==> flow/design.v <==
module mem_registradores(
  input         clk,
  input         w,
  input  [4:0]  dst1,
  input  [4:0]  src1,
  input  [4:0]  src2,
  output [31:0] v1,
  output [31:0] v2,
  input  [31:0] t1);
reg [31:0] memory [31:0];
assign v1 = memory[src1];
assign v2 = memory[src2];
always @(posedge clk) begin
  if (w) begin
    memory[dst1] <= t1;
  end
end
endmodule
module alu(
  input [31:0] v1,
  input [31:0] v2,
  input [4:0]  op,
  output [31:0] alu_out);
reg [31:0] alu_out_reg;
assign alu_out = alu_out_reg;
always @(v1, v2, op) begin
  case(op)
    0: alu_out_reg = v1 + v2;
    1: alu_out_reg = v1 - v2;
    2: alu_out_reg = v1 * v2;
    3: alu_out_reg = v1 << v2;
    4: alu_out_reg = v1 & v2;
    5: alu_out_reg = v1 | v2;
    default: alu_out_reg = 32'd0;
  endcase
end
endmodule
module inst_decoder(
  input [31:0] instruction,
  output b,  
  output w,  
  output [4:0] op,  
  output i,  
  output [4:0] imm,  
  output [4:0] dst1,  
  output [4:0] src1,  
  output [4:0] src2);  
  assign op   = instruction[31:27];
  assign b    = instruction[26];
  assign w    = instruction[25];
  assign i    = instruction[24];
  assign dst1 = instruction[23:19];
  assign src1 = instruction[18:14];
  assign src2 = instruction[13:9];
  assign imm  = instruction[8:4];
endmodule
module processor(
  input clk,
  input rst,
  input [31:0] instruction,
  output [31:0] instruction_addr);
  wire b, w, i;
  wire [4:0] op;
  wire [4:0] imm;
  wire [4:0] dst1;
  wire [4:0] src1;
  wire [4:0] src2;
  wire [31:0] alu_out;
  wire [31:0] t1;
  wire [31:0] v1;
  wire [31:0] v2;
  assign t1 = i ? alu_out : imm;
  reg [31:0] pc;
  assign instruction_addr = pc;
  always @(posedge clk) begin
    if (rst)
      pc <= 0;
    else if (b)
      pc <= pc + t1;
    else
      pc <= pc + 1;
  end
  mem_registradores R(
    clk,
    w,
    dst1,
    src1,
    src2,
    v1,
    v2,
    t1);
  alu A(
    v1,
    v2,
    op,
    alu_out);
  inst_decoder D(
    instruction, 
    b, 
    w, 
    op, 
    i, 
    imm, 
    dst1, 
    src1, 
    src2);
  endmodule
==> reports on processor <==
[Tool chain data of processor]
Module processor before and after one edit of its RTL, step after step.
Lines under "before" count in the file above, lines under "after" in the edited file.
"difference": "after" minus "before" as printed here. "rel. change": 100 x difference / "before".
Cell names lack the library's common part.
A cell with - has no value.
Set-up
  design top: processor
  clock port: clk
  cell library: sky130hd
  library corner: tt_025C_1v80

[The edit]
Unified diff, file above to edited file.
A script made this edit. It changes what the design does and was not meant as an optimisation.
begin of diff
@@ -29,5 +29,5 @@
     1: alu_out_reg = v1 - v2;
     2: alu_out_reg = v1 * v2;
-    3: alu_out_reg = v1 << v2;
+    3: alu_out_reg = v1 << 2;
     4: alu_out_reg = v1 & v2;
     5: alu_out_reg = v1 | v2;
end of diff

[Word level]
Yosys after proc, flatten, opt, wreduce and memory -nomap, before mapping. Enables and synchronous resets that opt folds into registers are not counted as muxes. Memory bits, and registers merged into a memory's read port (data or address), are not among the register bits. Print and check cells are not counted. Equal cells are merged and count once.
Yosys's memory passes give these memory sizes; they may raise the number of words (mostly to a power of two), join words into wider ones and drop unused or constant bits.
Cells by class
  add/subtract/negate cells: before 4, after 4, difference 0, rel. change 0.00%
  $mul: before 1, after 1, difference 0, rel. change 0.00%
  eq/ne operators: before 5, after 5, difference 0, rel. change 0.00%
  shift operators: before 1, after 0, difference -1, rel. change -100.00%
  muxes and demuxes: before 6, after 6, difference 0, rel. change 0.00%
  bitwise logic cells: before 2, after 2, difference 0, rel. change 0.00%
  reduce/logical cells: before 1, after 1, difference 0, rel. change 0.00%
Operators by type and width
  32-bit by 32-bit left shift with 32-bit output: before 1, after 0, difference -1, rel. change -100.00%
Unchanged operator kinds not shown: 14.
Word-level totals
  register bits after elaboration: before 32, after 32, difference 0, rel. change 0.00%
  bits in writable memories: before 1024, after 1024, difference 0, rel. change 0.00%
  memories: before 1, after 1, difference 0, rel. change 0.00%
  input bits: before 34, after 34, difference 0, rel. change 0.00%
  output and inout port bits: before 32, after 32, difference 0, rel. change 0.00%
  elaborated cells: before 22, after 21, difference -1, rel. change -4.55%
Memory list
  shape (words x width / read and write ports): before R.memory 32 x 32 bit 2R1W, after R.memory 32 x 32 bit 2R1W

[Logic depth]
Yosys ltp: most cells in a row. Word level: on the elaborated netlist, between registers, memories and ports. Mapped: between sequential cells and ports; inverters and the memories' decode and read muxes count.
Depth
  depth after elaboration: before 5, after 5, difference 0, rel. change 0.00%
  ABC_AREA: before 0, after 0
  gate-level depth with buffers: before 56, after 55, difference -1, rel. change -1.79%
  mapped depth without buffers: before 45, after 46, difference +1, rel. change +2.22%

[After synthesis]
The flow's flattened synthesis, as Yosys stat reports it; memories are mapped. The netlist is that of the ABC_AREA named above (0 if unset); the other value can give another one.
Cell types
  nand2_1: before 424, after 515, difference +91, rel. change +21.46%
  mux2i_1: before 283, after 234, difference -49, rel. change -17.31%
  mux4_2: before 478, after 443, difference -35, rel. change -7.32%
  nand2b_1: before 53, after 20, difference -33, rel. change -62.26%
  buf_1: before 49, after 19, difference -30, rel. change -61.22%
  buf_6: before 14, after 42, difference +28, rel. change +200.00%
  nor2b_1: before 62, after 36, difference -26, rel. change -41.94%
  mux2_2: before 47, after 25, difference -22, rel. change -46.81%
  and2_1: before 93, after 72, difference -21, rel. change -22.58%
  nor3_1: before 35, after 52, difference +17, rel. change +48.57%
  a22oi_1: before 103, after 88, difference -15, rel. change -14.56%
  clkbuf_1: before 168, after 154, difference -14, rel. change -8.33%
  a21o_1: before 44, after 30, difference -14, rel. change -31.82%
  a32o_1: before 2, after 16, difference +14, rel. change +700.00%
  nand3_1: before 75, after 65, difference -10, rel. change -13.33%
  a22o_1: before 14, after 4, difference -10, rel. change -71.43%
  xor2_1: before 40, after 31, difference -9, rel. change -22.50%
  a221oi_1: before 15, after 24, difference +9, rel. change +60.00%
Unchanged cell types not shown: 15.
The list need not be complete.
Synthesis totals
  mapped cells: before 5223, after 5142, difference -81, rel. change -1.55%
  chip area (Yosys) (mm2): before 0.0702924, after 0.0692214, difference -0.0010710, rel. change -1.52%
  sequential part of the area (mm2): before 0.0313901, after 0.0313901, difference 0.0000000, rel. change 0.00%
  mapped flip-flops: before 1056, after 1056, difference 0, rel. change 0.00%
  buffer cells: before 312, after 309, difference -3, rel. change -0.96%
The figures by module come from a second, unflattened synthesis with its own total; it is not the netlist above.
Unflattened totals
  cell total of the unflattened synthesis: before 6198, after 5974, difference -224, rel. change -3.61%
  area total of the unflattened synthesis (mm2): before 0.0726272, after 0.0708567, difference -0.0017705, rel. change -2.44%
Each row is one instance without its submodules.
Modules, before
  mem_registradores: times used 1, cells 3386, area 0.0487893 mm2, sequential area 0.0307495 mm2
  alu: times used 1, cells 2408, area 0.020631 mm2, sequential area 0 mm2
  processor: times used 1, cells 376, area 0.0029966 mm2, sequential area 0.0006406 mm2
  inst_decoder: times used 1, cells 28, area 0.0002102 mm2, sequential area 0 mm2
Modules, after
  mem_registradores: times used 1, cells 3386, area 0.0487893 mm2, sequential area 0.0307495 mm2
  alu: times used 1, cells 2184, area 0.0188606 mm2, sequential area 0 mm2
  processor: times used 1, cells 376, area 0.0029966 mm2, sequential area 0.0006406 mm2
  inst_decoder: times used 1, cells 28, area 0.0002102 mm2, sequential area 0 mm2

[Timing after synthesis]
Source: OpenSTA report_checks on the synthesized netlist (no wires, ideal clock, input and output delay 20% of the period each), path of least setup slack; recovery checks are left aside. Register names are those of the netlist, which keeps one name where synthesis merged equal registers.
Timing post-synthesis
  path kind: before input-to-reg, after input-to-reg
  start: before input port instruction[11], after input port instruction[14]
  end: before register pc[31], after register pc[31]
  period (ns): before 12.5, after 12.5, difference 0.0, rel. change 0.00%
  input delay (ns): before 2.500, after 2.500, difference 0.000, rel. change 0.00%
  library setup time (ns): before 0.128, after 0.065, difference -0.063
  time at the first pin (ns): before 2.500, after 2.500, difference 0.000, rel. change 0.00%
  data arrival time (ns): before 13.961, after 13.571, difference -0.390, rel. change -2.79%
  required time (ns): before 12.372, after 12.435, difference +0.063, rel. change +0.51%
  slack (ns): before -1.589, after -1.136, difference +0.453
  delay of the path (ns): before 11.589, after 11.136, difference -0.453, rel. change -3.91%
  stages on the path: before 50, after 48, difference -2, rel. change -4.00%
  path buffers: before 7, after 5, difference -2, rel. change -28.57%
  synthesis period reached (ns): before 14.089, after 13.636, difference -0.453, rel. change -3.22%
"delay of the path" is the arrival time less input delay plus setup time.
"stages on the path": output pins that drive a net of the path, with the launching flip-flop's if there is one; two outputs of one cell count as two.
"synthesis period reached" = period - worst setup slack (recovery checks aside). The figure is calculated, with input and output delays left at 20% of the set period.
The rows between start and end are the longest chain of elaborated cells between them; the timing report does not say that the signal goes this way. Where chains are equally long, one stands for them.
Each line given opens the expression or statement behind the cell; cells for indexed reads and writes are added by Yosys, which also makes memories of some case tables.
A memory read counts as a cell of the chain, while the word-level depth stops at memories.
A register here has more assigning lines than the two given.
Between the ends, post-synthesis, before
  path through: buf_2 -> buf_2 -> clkbuf_1 -> buf_1 -> mux4_2 -> mux2i_1 -> nor2_1 -> a211o_1 -> clkbuf_1 -> inv_1 -> clkbuf_1 -> buf_1 -> nor2_1 -> fa_1 -> inv_1 -> fa_1 -> inv_1 -> fa_1 -> [14 not listed] -> o21bai_1 -> a21oi_1 -> o21bai_1 -> a21oi_1 -> mux2i_1 -> a21oi_1 -> and2_1 -> ha_1 -> nor2b_1 -> o21ai_0 -> nand2b_1 -> nor2_1 -> o21ai_0 -> a21o_1 -> a21oi_1 -> xnor2_1 -> xnor2_1 -> nor2_1
  cells in the longest elaborated chain: 6
Ends and longest elaborated chain, post-synthesis, before
  start, declared: line 60  | input [31:0] instruction,
  memory 32 x 32 bit: line 10  | reg [31:0] memory [31:0];
  32-bit by 32-bit multiplier with 32-bit output: line 30  | 2: alu_out_reg = v1 * v2;
  32-bit case mux with 6-bit select: line 27  | case(op)
  32-bit 2-to-1 mux: line 72  | assign t1 = i ? alu_out : imm;
  32-bit adder: line 79  | pc <= pc + t1;
  32-bit 2-to-1 mux: line 78  | else if (b)
  end, assigned: line 79
  end, assigned: line 81  | pc <= pc + 1;
  end, declared: line 73  | reg [31:0] pc;
Some nets on the timed path still bear RTL names; the line given drives or declares the net.
Named nets, post-synthesis, before (line)
  R.t1[23]: 72
Between the ends, post-synthesis, after
  path through: buf_6 -> buf_6 -> buf_6 -> buf_2 -> mux4_2 -> mux4_2 -> mux2i_4 -> clkbuf_1 -> nor2_1 -> fa_1 -> inv_1 -> fa_1 -> inv_1 -> fa_1 -> inv_1 -> fa_1 -> inv_1 -> ha_1 -> [12 not listed] -> a31o_2 -> a21oi_1 -> xnor2_1 -> o21ai_0 -> a222oi_1 -> nor2_1 -> and2_1 -> ha_1 -> a21o_1 -> a21o_1 -> a21oi_1 -> o21ai_0 -> a21oi_1 -> o21ai_0 -> a221o_1 -> a21oi_1 -> xnor3_1 -> nor2_1
  cells in the longest elaborated chain: 6
Ends and longest elaborated chain, post-synthesis, after
  start, declared: line 60  | input [31:0] instruction,
  memory 32 x 32 bit: line 10  | reg [31:0] memory [31:0];
  32-bit by 32-bit multiplier with 32-bit output: line 30  | 2: alu_out_reg = v1 * v2;
  32-bit case mux with 6-bit select: line 27  | case(op)
  32-bit 2-to-1 mux: line 72  | assign t1 = i ? alu_out : imm;
  32-bit adder: line 79  | pc <= pc + t1;
  32-bit 2-to-1 mux: line 78  | else if (b)
  end, assigned: line 79
  end, assigned: line 81  | pc <= pc + 1;
  end, declared: line 73  | reg [31:0] pc;
Named nets, post-synthesis, after (line)
  R.t1[21]: 72

[Path in the finished layout]
From the final timing report of the runs of pair A: the path of least setup slack in the routed layout; clock arrival at registers is part of the times.
Timing after layout
  path kind: before input-to-reg, after input-to-reg
  start: before input port instruction[10], after input port instruction[14]
  end: before register pc[28], after register pc[31]
  period (ns): before 12.5, after 12.5, difference 0.0, rel. change 0.00%
  input delay (ns): before 2.50, after 2.50, difference 0.00, rel. change 0.00%
  library setup time (ns): before 0.11, after 0.06, difference -0.05
  time at the first pin (ns): before 2.50, after 2.50, difference 0.00, rel. change 0.00%
  data arrival time (ns): before 12.70, after 12.88, difference +0.18, rel. change +1.42%
  required time (ns): before 13.12, after 13.16, difference +0.04, rel. change +0.30%
  slack (ns): before 0.41, after 0.29, difference -0.12
  stages on the path: before 40, after 42, difference +2, rel. change +5.00%
  path buffers: before 4, after 4, difference 0, rel. change 0.00%
The rows between start and end are the longest chain of elaborated cells between them; the timing report does not say that the signal goes this way. Where chains are equally long, one stands for them.
A memory read counts as a cell of the chain, while the word-level depth stops at memories.
A register here has more assigning lines than the two given.
Between the ends, after layout, before
  path through: buf_8 -> mux4_2 -> mux4_2 -> a211o_2 -> inv_2 -> nor2_1 -> fa_1 -> fa_1 -> inv_1 -> fa_1 -> inv_1 -> fa_1 -> ha_1 -> ha_1 -> inv_1 -> fa_1 -> fa_1 -> inv_1 -> [4 not listed] -> a31o_2 -> a31oi_2 -> o21ai_2 -> buf_4 -> a21oi_1 -> o21ba_2 -> o21bai_1 -> xor2_1 -> a211oi_4 -> nor2_1 -> buf_4 -> ha_1 -> nand4_1 -> buf_4 -> o31ai_1 -> a31oi_1 -> a211o_1 -> mux2_2
  cells in the longest elaborated chain: 6
Ends and longest elaborated chain, after layout, before
  start, declared: line 60  | input [31:0] instruction,
  memory 32 x 32 bit: line 10  | reg [31:0] memory [31:0];
  32-bit by 32-bit multiplier with 32-bit output: line 30  | 2: alu_out_reg = v1 * v2;
  32-bit case mux with 6-bit select: line 27  | case(op)
  32-bit 2-to-1 mux: line 72  | assign t1 = i ? alu_out : imm;
  32-bit adder: line 79  | pc <= pc + t1;
  32-bit 2-to-1 mux: line 78  | else if (b)
  end, assigned: line 79
  end, assigned: line 81  | pc <= pc + 1;
  end, declared: line 73  | reg [31:0] pc;
Between the ends, after layout, after
  path through: buf_16 -> buf_16 -> buf_12 -> mux4_2 -> mux2i_1 -> o22ai_1 -> or2_1 -> inv_1 -> nor2_1 -> fa_1 -> inv_1 -> fa_1 -> fa_1 -> fa_1 -> inv_1 -> fa_1 -> inv_1 -> fa_1 -> [6 not listed] -> a21oi_4 -> xnor2_2 -> o21ai_1 -> a222oi_1 -> buf_4 -> nor2_4 -> and2_4 -> ha_4 -> a21o_1 -> a21o_1 -> a21oi_1 -> o21ai_0 -> a21oi_2 -> o21ai_1 -> a221o_1 -> a21oi_2 -> xnor3_1 -> nor2_1
  cells in the longest elaborated chain: 6
Ends and longest elaborated chain, after layout, after
  start, declared: line 60  | input [31:0] instruction,
  memory 32 x 32 bit: line 10  | reg [31:0] memory [31:0];
  32-bit by 32-bit multiplier with 32-bit output: line 30  | 2: alu_out_reg = v1 * v2;
  32-bit case mux with 6-bit select: line 27  | case(op)
  32-bit 2-to-1 mux: line 72  | assign t1 = i ? alu_out : imm;
  32-bit adder: line 79  | pc <= pc + t1;
  32-bit 2-to-1 mux: line 78  | else if (b)
  end, assigned: line 79
  end, assigned: line 81  | pc <= pc + 1;
  end, declared: line 73  | reg [31:0] pc;
Some nets on the timed path still bear RTL names; the line given drives or declares the net.
Named nets, after layout, after (line)
  R.t1[21]: 72

[Measured runs]
Both versions went through the flow (Yosys, OpenROAD) with the same settings in each pair. Constraints: input delay and output delay 20% of the set period each, output load 0.01 pF.
Flow settings, pair A
  CORE_UTILIZATION: 40
  PLACE_DENSITY: 0.6
  period_ns: 12.5
  CAP_MARGIN: 20
  CORE_MARGIN: 2
  SLEW_MARGIN: 20
Final reports, pair A
  mapped cell area after synthesis (mm2): before 0.0702924, after 0.0692214, difference -0.0010710, rel. change -1.52%
  die footprint (mm2): before 0.179098, after 0.176396, difference -0.002702, rel. change -1.51%
  post-route utilization: before 0.478, after 0.482, difference +0.004
  setup slack of the worst path (ns): before 0.411, after 0.288, difference -0.123
  worst hold slack (ns): before 0.677, after 0.663, difference -0.014
Flow settings, pair B
  CAP_MARGIN: 10
  CELL_PAD_IN_SITES_GLOBAL_PLACEMENT: 1
  CORE_UTILIZATION: 57
  CTS_CLUSTER_SIZE: 44
  MAX_ROUTING_LAYER: met5
  period_ns: 18.2
  CORE_MARGIN: 2
  SLEW_MARGIN: 20
Final reports, pair B
  mapped cell area after synthesis (mm2): before 0.0702924, after 0.0692214, difference -0.0010710, rel. change -1.52%
  die footprint (mm2): before 0.126146, after 0.124246, difference -0.001900, rel. change -1.51%
  post-route utilization: before 0.631, after 0.628, difference -0.003
  setup slack of the worst path (ns): before 2.401, after 2.235, difference -0.166
  worst hold slack (ns): before 0.600, after 0.617, difference +0.017
